==> flow/design.v <==
`timescale 1ns / 1ps
module adder_1bit(a, b, ci, s, co);
	input wire a,b,ci;
	output wire s,co;
	and (c1,a,b), (c2,b,ci), (c3,a,ci);
	xor (s1,a,b), (s,s1,ci);
	or (co,c1,c2,c3);
endmodule
`timescale 1ns / 1ps
module adder_32bits(A, B, Ctr, S, Co,Cy);
	parameter size=32;
   input [size:1] A;
   input [size:1] B;
   input Ctr;
   output [size:1] S;
   output Co;
	output Cy;
	wire[size-1:1]  Ctemp;
	wire[size:1]    Bo;
	assign Bo={32{Ctr}}^B;
adder_1bit 	A1(.a(A[1]),.b(Bo[1]),.ci(Ctr),.s(S[1]),.co(Ctemp[1])),
		A2(A[2],Bo[2],Ctemp[1],S[2],Ctemp[2]),
		A3(A[3],Bo[3],Ctemp[2],S[3],Ctemp[3]),
		A4(A[4],Bo[4],Ctemp[3],S[4],Ctemp[4]),
		A5(A[5],Bo[5],Ctemp[4],S[5],Ctemp[5]),
		A6(A[6],Bo[6],Ctemp[5],S[6],Ctemp[6]),
		A7(A[7],Bo[7],Ctemp[6],S[7],Ctemp[7]),
		A8(A[8],Bo[8],Ctemp[7],S[8],Ctemp[8]),
		A9(A[9],Bo[9],Ctemp[8],S[9],Ctemp[9]),
		A10(A[10],Bo[10],Ctemp[9],S[10],Ctemp[10]),
		A11(A[11],Bo[11],Ctemp[10],S[11],Ctemp[11]),
		A12(A[12],Bo[12],Ctemp[11],S[12],Ctemp[12]),
		A13(A[13],Bo[13],Ctemp[12],S[13],Ctemp[13]),
		A14(A[14],Bo[14],Ctemp[13],S[14],Ctemp[14]),
		A15(A[15],Bo[15],Ctemp[14],S[15],Ctemp[15]),
		A16(A[16],Bo[16],Ctemp[15],S[16],Ctemp[16]),
		A17(A[17],Bo[17],Ctemp[16],S[17],Ctemp[17]),
		A18(A[18],Bo[18],Ctemp[17],S[18],Ctemp[18]),
		A19(A[19],Bo[19],Ctemp[18],S[19],Ctemp[19]),
		A20(A[20],Bo[20],Ctemp[19],S[20],Ctemp[20]),
		A21(A[21],Bo[21],Ctemp[20],S[21],Ctemp[21]),
		A22(A[22],Bo[22],Ctemp[21],S[22],Ctemp[22]),
		A23(A[23],Bo[23],Ctemp[22],S[23],Ctemp[23]),
		A24(A[24],Bo[24],Ctemp[23],S[24],Ctemp[24]),
		A25(A[25],Bo[25],Ctemp[24],S[25],Ctemp[25]),
		A26(A[26],Bo[26],Ctemp[25],S[26],Ctemp[26]),
		A27(A[27],Bo[27],Ctemp[26],S[27],Ctemp[27]),
		A28(A[28],Bo[28],Ctemp[27],S[28],Ctemp[28]),
		A29(A[29],Bo[29],Ctemp[28],S[29],Ctemp[29]),
		A30(A[30],Bo[30],Ctemp[29],S[30],Ctemp[30]),
		A31(A[31],Bo[31],Ctemp[30],S[31],Ctemp[31]),
		A32(A[32],Bo[32],Ctemp[31],S[32],Co);
		assign Cy=(!(A[32]^Bo[32]))*(A[32]^S[32]);
endmodule
module mul_32_32_64(clk, rst, start, a, b, out, idle);
   input clk;
   input rst;
   input start;
   input [31:0] a, b;
   output reg [63:0] out;
   output idle;
   reg [63:0]        out_r;
   parameter START = 1'b0, CALC = 1'b1;
   reg [4:0]         count;
   reg               state;
   reg               last;
   wire [33:0]       tmp_sum;
   wire [33:0]       a_ext;
   wire [33:0]       addend;
   wire [2:0]        booth;
   assign idle = (state == START);
   assign a_ext = {{2{a[31]}}, a};
   assign booth = {out_r[1:0], last};
   assign addend = (booth[1] ^ booth[0]) ? a_ext : {a_ext[32:0], 1'b0} & {34{booth[2] ^ booth[0]}};
   assign tmp_sum = {{2{out_r[63]}}, out_r[63:32]} + (addend ^ {34{booth[2]}}) + {33'b0, booth[2]};
   always @(posedge clk) begin
      if (rst) begin
         state <= START;
         count <= 5'b00000;
      end else begin
      case (state)
        START: begin
           if (start) begin
              out_r <= {32'b0, b};
              last <= 1'b0;
              count <= 5'b00000;
              state <= CALC;
           end
        end
        CALC: begin
           if (~count[4]) begin
              count <= count + 1;
              out_r[63:30] <= tmp_sum[33:0];
              out_r[29:0] <= out_r[31:2];
              last <= out_r[1];
           end  
           else begin
              out <= out_r;
              state <= START;
              count <= 5'b00000;
           end
        end  
        default:;
      endcase  
      end
   end  
endmodule  
module div_64_32_32(clk, rst, start, a, b, quo, mod, idle);
   input clk;
   input rst;
   input start;
   input [63:0] a;
   input [31:0] b;
   output reg [31:0] quo, mod;
   output idle;
   reg [31:0]        quo_r;
   reg [33:0]        mod_r;
   parameter START = 2'b00, CALC = 2'b01, FIN = 2'b11;
   reg [1:0]         state;
   reg [4:0]         count;
   wire [33:0]       b_ext;
   wire [33:0]       tmp_sum;
   reg               op;
   assign idle = (state == START);
   assign b_ext = {2'b00, b};
   assign tmp_sum = mod_r + (b_ext ^ {34{op}}) + {33'b0, op};
   always @(posedge clk) begin
      if (rst) begin
         state <= START;
         count <= 5'b00000;
      end else begin
      case (state)
        START: begin
           if (start) begin
              mod_r <= {1'b0, a[63:31]};
              quo_r <= {a[30:0], 1'b0};
              op <= 1;     
              count <= 5'b00000;
              state <= CALC;
           end
        end
        CALC: begin
           if (count != 5'b11111) begin
              mod_r <= {tmp_sum[32:0], quo_r[31]};
              quo_r <= {quo_r[30:0], ~tmp_sum[33]};
              op <= ~tmp_sum[33];
              count <= count + 1;
           end
           else begin
              quo_r <= {quo_r[30:0], ~tmp_sum[33]};
              mod_r <= tmp_sum[33] ? tmp_sum + b_ext : tmp_sum;
              state <= FIN;
              count <= 5'b00000;
           end
        end
        FIN: begin
           quo <= quo_r;
           mod <= mod_r[31:0];
           state <= START;
           count <= 5'b00000;
        end
        default: state <= START;
      endcase  
      end
   end  
endmodule  
module int_calc(clk, rst, start, A, B, done, int_add, int_sub, int_mul, int_div, int_mod, addCo, addCy, subCo, subCy);
   input clk;
   input rst;
   input start;
   input [63:0] A;
   input [31:0] B;
   output done;
   output [31:0] int_add;
   output [31:0] int_sub;
   output [63:0] int_mul;
   output [31:0] int_div;
   output [31:0] int_mod;
	output addCo;
	output addCy;
	output subCo;
	output subCy;
   reg [31:0] a_r;
   reg [31:0] b_r;
   reg        busy;
   wire       mul_idle;
   wire       div_idle;
   assign done = busy & mul_idle & div_idle;
   always @(posedge clk) begin
      if (start) begin
         a_r <= A[31:0];
         b_r <= B;
      end
      if (rst) busy <= 1'b0;
      else if (start) busy <= 1'b1;
      else if (done) busy <= 1'b0;
   end
   adder_32bits adder(.A(a_r),
                      .B(b_r),
                      .Ctr(1'b0),
                      .S(int_add),
                      .Co(addCo),
                      .Cy(addCy));
   adder_32bits suber(.A(a_r),
                      .B(b_r),
                      .Ctr(1'b1),
                      .S(int_sub),
                      .Co(subCo),
                      .Cy(subCy));
   mul_32_32_64 muler(.clk(clk),
                      .rst(rst),
                      .start(start),
                      .a(a_r),
                      .b(B),
                      .out(int_mul),
                      .idle(mul_idle));
   div_64_32_32 diver(.clk(clk),
                      .rst(rst),
                      .start(start),
                      .a(A),
                      .b(b_r),
                      .quo(int_div),
                      .mod(int_mod),
                      .idle(div_idle));
endmodule  
* Step by step through the tools: int_calc
The steps from the RTL of int_calc to its reports follow in flow order.
Lines are those of the file above, counted from 1.
Operators: Yosys type, input widths -> output width; for muxes data width and select width s.
Cell names lack the library's common part.
A cell with -- has no value.
- Top :: int_calc
- Clock port :: clk
- Standard-cell library :: sky130hd
- Corner :: tt_025C_1v80

* After elaboration
Source: Yosys, flattened and elaborated, memories not mapped. Widths are those after wreduce. Registers that Yosys merges into a memory's read port (data or address) are not register bits. Print and check cells do not count. Equal cells are merged and count once.
- Bits in registers :: 338
- Bits of input ports :: 99
- Output and inout port bits :: 197
- Word-level cells :: 532
- Add/sub/neg operators :: 7
- Multipliers :: 2
- Eq/ne operators :: 8
- Mux-type cells :: 32
- Bitwise gates (word level) :: 454
- Reduce/logical cells :: 13
** Operators by type and width (count)
- $mux 34 :: 6
- $and 1x1->1 :: 190
- $pmux 34 s2 :: 2
- $xor 1x1->1 :: 130
- $or 1x1->1 :: 126
- $add 34x1->34 :: 2
- $add 34x34->34 :: 2
- $pmux 32 s2 :: 1
- $pmux 30 s2 :: 1
- $mux 30 :: 2
- $xor 32x34->34 :: 1
- $add 34x32->34 :: 1
- $and 34x34->34 :: 1
- $xor 34x34->34 :: 1
- $not 32->32 :: 1
- $mux 32 :: 1
- $pmux 5 s3 :: 1
- $mux 5 :: 3
- $add 5x1->5 const B :: 2
- $pmux 5 s2 :: 1
- $reduce_and 3->1 :: 3
- $ne 2x2->1 const B :: 4
- $mux 1 :: 8
- $reduce_and 2->1 :: 3
- $pmux 1 s2 :: 3
- $ne 5x5->1 const B :: 1
- $not 1->1 :: 4
- $reduce_bool 2->1 :: 2
Not listed: further kinds 10, cells in them 13.

* Longest topological paths
Yosys ltp: most cells in a row. Word level: on the elaborated netlist, between registers, memories and ports. Mapped: between sequential cells and ports; inverters and the memories' decode and read muxes count.
- Depth in word-level cells :: 97
- ABC_AREA :: 0
- Depth in mapped cells :: 36
- Gate-level depth less buffers :: 36

* Netlist
Source: synth_stat.txt of the flow (Yosys; design flattened, memories mapped). It holds for the ABC_AREA given above (unset counts as 0); a run with the other value may have another netlist.
- Cells in the netlist :: 1827
- Cell area after synthesis :: 20711.1 um^2
- Sequential part of the area :: 10029.6 um^2
- Flip-flops :: 339
- Buffers :: 131
** Cells by type
- edfxtp_1 :: count 324, area in all 9.73E+03 um^2
- fa_1 :: count 65, area in all 1.3E+03 um^2
- ha_1 :: count 102, area in all 1.28E+03 um^2
- mux2_2 :: count 64, area in all 720.691 um^2
- a21oi_1 :: count 135, area in all 675.648 um^2
- nor2_1 :: count 168, area in all 630.605 um^2
- xor2_1 :: count 63, area in all 551.779 um^2
- buf_4 :: count 65, area in all 487.968 um^2
- inv_1 :: count 115, area in all 431.664 um^2
- xnor2_1 :: count 44, area in all 385.37 um^2
- nand2_1 :: count 94, area in all 352.838 um^2
- o21ai_0 :: count 65, area in all 325.312 um^2
- a21o_1 :: count 43, area in all 322.81 um^2
- a221oi_1 :: count 35, area in all 306.544 um^2
- dfxtp_1 :: count 15, area in all 300.288 um^2
- o22ai_1 :: count 35, area in all 218.96 um^2
- mux2i_1 :: count 18, area in all 180.173 um^2
- clkbuf_1 :: count 43, area in all 161.405 um^2
Other cell types: 70; their cells: 334.
The figures by module come from a second, unflattened synthesis with its own total; it is not the netlist above.
- Cells (unflattened synthesis) :: 1862
- Area (unflattened synthesis) :: 21365.5 um^2
Each row is one instance without its submodules.
** By module
- div_64_32_32 :: times used 1, cells 857, area 9150.0 um^2, sequential area 4093.9 um^2
- mul_32_32_64 :: times used 1, cells 793, area 8204.1 um^2, sequential area 3993.8 um^2
- int_calc :: times used 1, cells 70, area 1974.4 um^2, sequential area 1941.9 um^2
- adder_1bit :: times used 64, cells 1, area 20.0 um^2, sequential area 0.0 um^2
- adder_32bits :: times used 2, cells 39, area 377.9 um^2, sequential area 0.0 um^2

* Path before layout
Path of least setup slack by OpenSTA after synthesis, without wires, with an ideal clock, recovery checks aside; 20% of the period is set as input and as output delay. Where synthesis merged equal registers, the netlist keeps one of their names.
- Path type :: register to output
- From :: register a_r[0]
- To :: output port addCy
- Clock period :: 21000 ps
- Output delay :: 4200 ps
- Time at the first pin :: 0 ps
- Data arrival time :: 15043 ps
- Required time :: 16800 ps
- Slack :: 1757 ps
- Path delay :: 15043 ps
- Stages :: 36
- Path buffers :: 0
- Synthesis period reached :: 19243 ps
"path delay" is the arrival time less input delay plus setup time.
A path that ends at an output port has no setup time.
"stages": output pins that drive a net of the path, with the launching flip-flop's if there is one; two outputs of one cell count as two.
"synthesis period reached" is the clock period less the worst setup slack; recovery checks do not enter. This is arithmetic on one report: input and output delays are still those of the set period (20% each).
The rows between start and end are the longest chain of elaborated cells between them; the timing report does not say that the signal goes this way. Where chains are equally long, one stands for them.
A line is the first line of the expression or statement that the cell stems from. Yosys adds cells for indexed reads and writes and turns some case tables into memories.
- Path through :: edfxtp_1 > ha_1 > fa_1 > fa_1 > fa_1 > fa_1 > fa_1 > fa_1 > fa_1 > fa_1 > fa_1 > fa_1 > fa_1 > fa_1 > fa_1 > fa_1 > fa_1 > fa_1 > fa_1 > fa_1 > fa_1 > fa_1 > fa_1 > fa_1 > fa_1 > fa_1 > fa_1 > fa_1 > fa_1 > fa_1 > fa_1 > fa_1 > inv_1 > fa_1 > xnor2_1 > and2_1
- Length of the longest elaborated chain :: 94
- Elaborated cells on any way between the ends :: 124
- RTL lines with such cells :: 4
- Those cells by class :: mul: 1; logic: 123
** Ends and longest elaborated chain, post-synthesis
- start: declaration :: RTL line 183 : reg [31:0] a_r;
- start: assignment :: RTL line 191 : a_r <= A[31:0];
- $and 1x1->1 (2 in a row) :: RTL line 5 : and (c1,a,b), (c2,b,ci), (c3,a,ci);
- $or 1x1->1 (2 in a row) :: RTL line 7 : or (co,c1,c2,c3);
- $and 1x1->1 :: RTL line 5
- $or 1x1->1 (2 in a row) :: RTL line 7
- $and 1x1->1 :: RTL line 5
- $or 1x1->1 (2 in a row) :: RTL line 7
- $and 1x1->1 :: RTL line 5
- [... 74 more ...]
- $and 1x1->1 :: RTL line 5
- $or 1x1->1 (2 in a row) :: RTL line 7
- $and 1x1->1 :: RTL line 5
- $or 1x1->1 (2 in a row) :: RTL line 7
- $xor 1x1->1 :: RTL line 6 : xor (s1,a,b), (s,s1,ci);
- $xor 1x1->1 :: RTL line 53 : assign Cy=(!(A[32]^Bo[32]))*(A[32]^S[32]);
- $mul 1x1->1 :: RTL line 53
- end: declaration :: RTL line 180 : output addCy;

* Timing after layout
Path of least setup slack in the final report of job 1 (OpenROAD, finished layout, wires in). Where an end is a register, its clock arrival counts in the times.
The path's times are printed in steps of 10 ps; the period is the one set.
- Path type :: register to output
- From :: register b_r[0]
- To :: output port subCy
- Clock period :: 15800 ps
- Output delay :: 3160 ps
- Time at the first pin :: 590 ps
- Data arrival time :: 13620 ps
- Required time :: 12640 ps
- Slack :: -980 ps
- Stages :: 38
- Path buffers :: 2
The rows between start and end are the longest chain of elaborated cells between them; the timing report does not say that the signal goes this way. Where chains are equally long, one stands for them.
- Path through :: edfxtp_1 > buf_6 > ha_4 > fa_2 > fa_2 > fa_2 > fa_2 > fa_2 > fa_2 > fa_2 > fa_2 > fa_2 > fa_2 > fa_2 > fa_2 > fa_2 > fa_2 > fa_2 > [... 2 more ...] > fa_2 > fa_2 > fa_2 > fa_2 > fa_2 > fa_2 > fa_2 > fa_2 > fa_2 > fa_2 > fa_2 > fa_2 > fa_2 > inv_2 > fa_2 > xnor2_1 > nor2_1 > buf_2
- Length of the longest elaborated chain :: 97
- Elaborated cells on any way between the ends :: 127
- RTL lines with such cells :: 4
- Those cells by class :: mul: 1; logic: 126
** Ends and longest elaborated chain, after layout
- start: declaration :: RTL line 184 : reg [31:0] b_r;
- start: assignment :: RTL line 192 : b_r <= B;
- $not 32->32
- $and 1x1->1 :: RTL line 5 : and (c1,a,b), (c2,b,ci), (c3,a,ci);
- $or 1x1->1 (2 in a row) :: RTL line 7 : or (co,c1,c2,c3);
- $and 1x1->1 :: RTL line 5
- $or 1x1->1 (2 in a row) :: RTL line 7
- $and 1x1->1 :: RTL line 5
- $or 1x1->1 (2 in a row) :: RTL line 7
- [... 78 more ...]
- $and 1x1->1 :: RTL line 5
- $or 1x1->1 (2 in a row) :: RTL line 7
- $and 1x1->1 :: RTL line 5
- $or 1x1->1 (2 in a row) :: RTL line 7
- $xor 1x1->1 :: RTL line 6 : xor (s1,a,b), (s,s1,ci);
- $xor 1x1->1 :: RTL line 53 : assign Cy=(!(A[32]^Bo[32]))*(A[32]^S[32]);
- $mul 1x1->1 :: RTL line 53
- end: declaration :: RTL line 182 : output subCy;

Add stored flow runs of int_calc

4 stored runs of int_calc in the flow (synthesis by Yosys, layout by OpenROAD, sky130hd cells), in arbitrary order. Constraints: input delay and output delay 20% of the set period each, output load 0.01 pF.
By "clock period achieved" is meant the clock period of the run minus its worst setup slack. This is arithmetic on one report: input and output delays are still those of the set period (20% each).
"allowed time less slack (worst setup path)" is the time allowed to the run's worst setup path (the clock period less input and output delay, where it has them) less its slack. Clock arrival times count: a late capture clock shortens it, a late launch clock lengthens it.
"allowed time less slack (worst setup path)" is given in steps of 10 ps.

* Job 1
** Files
==> flow/run.sh <==
#!/bin/bash
# the make line also repeats the synthesis and layout settings of config.mk as NAME=value (left out here)
make -C /OpenROAD-flow-scripts/flow DESIGN_CONFIG=/design/flow/config.mk WORK_HOME=/design/flow/orfs CLKGATE_MAP_FILE= finish
==> flow/config.mk <==
export PLATFORM = sky130hd
export DESIGN_NAME = int_calc
export DESIGN_NICKNAME = int_calc
export VERILOG_FILES = /design/flow/design.v
export SDC_FILE = /design/flow/constraint.sdc
export NUM_CORES = 4
export LEC_CHECK = 0
export CAP_MARGIN = 10
export CORE_ASPECT_RATIO = 0.9
export CORE_MARGIN = 2
export CORE_UTILIZATION = 19
export PLACE_DENSITY_LB_ADDON = 0.08
export SLEW_MARGIN = 20
==> flow/constraint.sdc <==
create_clock -name core_clock -period 15.8 [get_ports {clk}]
set_input_delay 3.1600 -clock core_clock [delete_from_list [all_inputs] [get_ports {clk}]]
set_output_delay 3.1600 -clock core_clock [all_outputs]
set_load 0.01 [all_outputs]
** Results
- Lowest setup slack :: -977 ps
- Area inside the die boundary :: 111666.0 um^2
- Allowed time less slack (worst setup path) :: 13620 ps
- Critical path kind :: register to output
- Utilization :: 25.0%
- Clock period achieved :: 16777 ps
- Worst-case hold slack :: 434 ps
- Chip area after synthesis (Yosys) :: 20711.1 um^2

* Job 2
** Files
==> flow/run.sh <==
#!/bin/bash
# the make line also repeats the synthesis and layout settings of config.mk as NAME=value (left out here)
make -C /OpenROAD-flow-scripts/flow DESIGN_CONFIG=/design/flow/config.mk WORK_HOME=/design/flow/orfs CLKGATE_MAP_FILE= finish
==> flow/config.mk <==
export PLATFORM = sky130hd
export DESIGN_NAME = int_calc
export DESIGN_NICKNAME = int_calc
export VERILOG_FILES = /design/flow/design.v
export SDC_FILE = /design/flow/constraint.sdc
export NUM_CORES = 4
export LEC_CHECK = 0
export CAP_MARGIN = 20
export CORE_MARGIN = 2
export CORE_UTILIZATION = 40
export SETUP_SLACK_MARGIN = 1.5
export SLEW_MARGIN = 20
==> flow/constraint.sdc <==
create_clock -name core_clock -period 19.2 [get_ports {clk}]
set_input_delay 3.8400 -clock core_clock [delete_from_list [all_inputs] [get_ports {clk}]]
set_output_delay 3.8400 -clock core_clock [all_outputs]
set_load 0.01 [all_outputs]
** Results
- Lowest setup slack :: 1660 ps
- Area inside the die boundary :: 53613.1 um^2
- Allowed time less slack (worst setup path) :: 13700 ps
- Critical path kind :: register to output
- Utilization :: 49.5%
- Clock period achieved :: 17540 ps
- Worst-case hold slack :: 439 ps
- Chip area after synthesis (Yosys) :: 20711.1 um^2

* Job 3
** Files
==> flow/run.sh <==
#!/bin/bash
# the make line also repeats the synthesis and layout settings of config.mk as NAME=value (left out here)
make -C /OpenROAD-flow-scripts/flow DESIGN_CONFIG=/design/flow/config.mk WORK_HOME=/design/flow/orfs CLKGATE_MAP_FILE= finish
==> flow/config.mk <==
export PLATFORM = sky130hd
export DESIGN_NAME = int_calc
export DESIGN_NICKNAME = int_calc
export VERILOG_FILES = /design/flow/design.v
export SDC_FILE = /design/flow/constraint.sdc
export NUM_CORES = 4
export LEC_CHECK = 0
export CAP_MARGIN = 20
export CORE_ASPECT_RATIO = 1.76
export CORE_MARGIN = 2
export CORE_UTILIZATION = 27
export CTS_CLUSTER_DIAMETER = 53
export CTS_CLUSTER_SIZE = 99
export GPL_ROUTABILITY_DRIVEN = 1
export MAX_ROUTING_LAYER = met4
export PLACE_DENSITY = 0.79
export SETUP_SLACK_MARGIN = -0.92
export SLEW_MARGIN = 20
==> flow/constraint.sdc <==
create_clock -name core_clock -period 14.4 [get_ports {clk}]
set_input_delay 2.8800 -clock core_clock [delete_from_list [all_inputs] [get_ports {clk}]]
set_output_delay 2.8800 -clock core_clock [all_outputs]
set_load 0.01 [all_outputs]
** Results
- Lowest setup slack :: -2184 ps
- Area inside the die boundary :: 79027.3 um^2
- Allowed time less slack (worst setup path) :: 13700 ps
- Critical path kind :: register to output
- Utilization :: 34.4%
- Clock period achieved :: 16584 ps
- Worst-case hold slack :: 431 ps
- Chip area after synthesis (Yosys) :: 20711.1 um^2

* Job 4
** Files
==> flow/run.sh <==
#!/bin/bash
# the make line also repeats the synthesis and layout settings of config.mk as NAME=value (left out here)
make -C /OpenROAD-flow-scripts/flow DESIGN_CONFIG=/design/flow/config.mk WORK_HOME=/design/flow/orfs CLKGATE_MAP_FILE= finish
==> flow/config.mk <==
export PLATFORM = sky130hd
export DESIGN_NAME = int_calc
export DESIGN_NICKNAME = int_calc
export VERILOG_FILES = /design/flow/design.v
export SDC_FILE = /design/flow/constraint.sdc
export NUM_CORES = 4
export LEC_CHECK = 0
export CAP_MARGIN = 20
export CORE_MARGIN = 2
export CORE_UTILIZATION = 40
export SETUP_SLACK_MARGIN = 0.43
export SLEW_MARGIN = 20
==> flow/constraint.sdc <==
create_clock -name core_clock -period 19.2 [get_ports {clk}]
set_input_delay 3.8400 -clock core_clock [delete_from_list [all_inputs] [get_ports {clk}]]
set_output_delay 3.8400 -clock core_clock [all_outputs]
set_load 0.01 [all_outputs]
** Results
- Lowest setup slack :: 667 ps
- Area inside the die boundary :: 53613.1 um^2
- Allowed time less slack (worst setup path) :: 14690 ps
- Critical path kind :: register to output
- Utilization :: 49.5%
- Clock period achieved :: 18533 ps
- Worst-case hold slack :: 430 ps
- Chip area after synthesis (Yosys) :: 20711.1 um^2
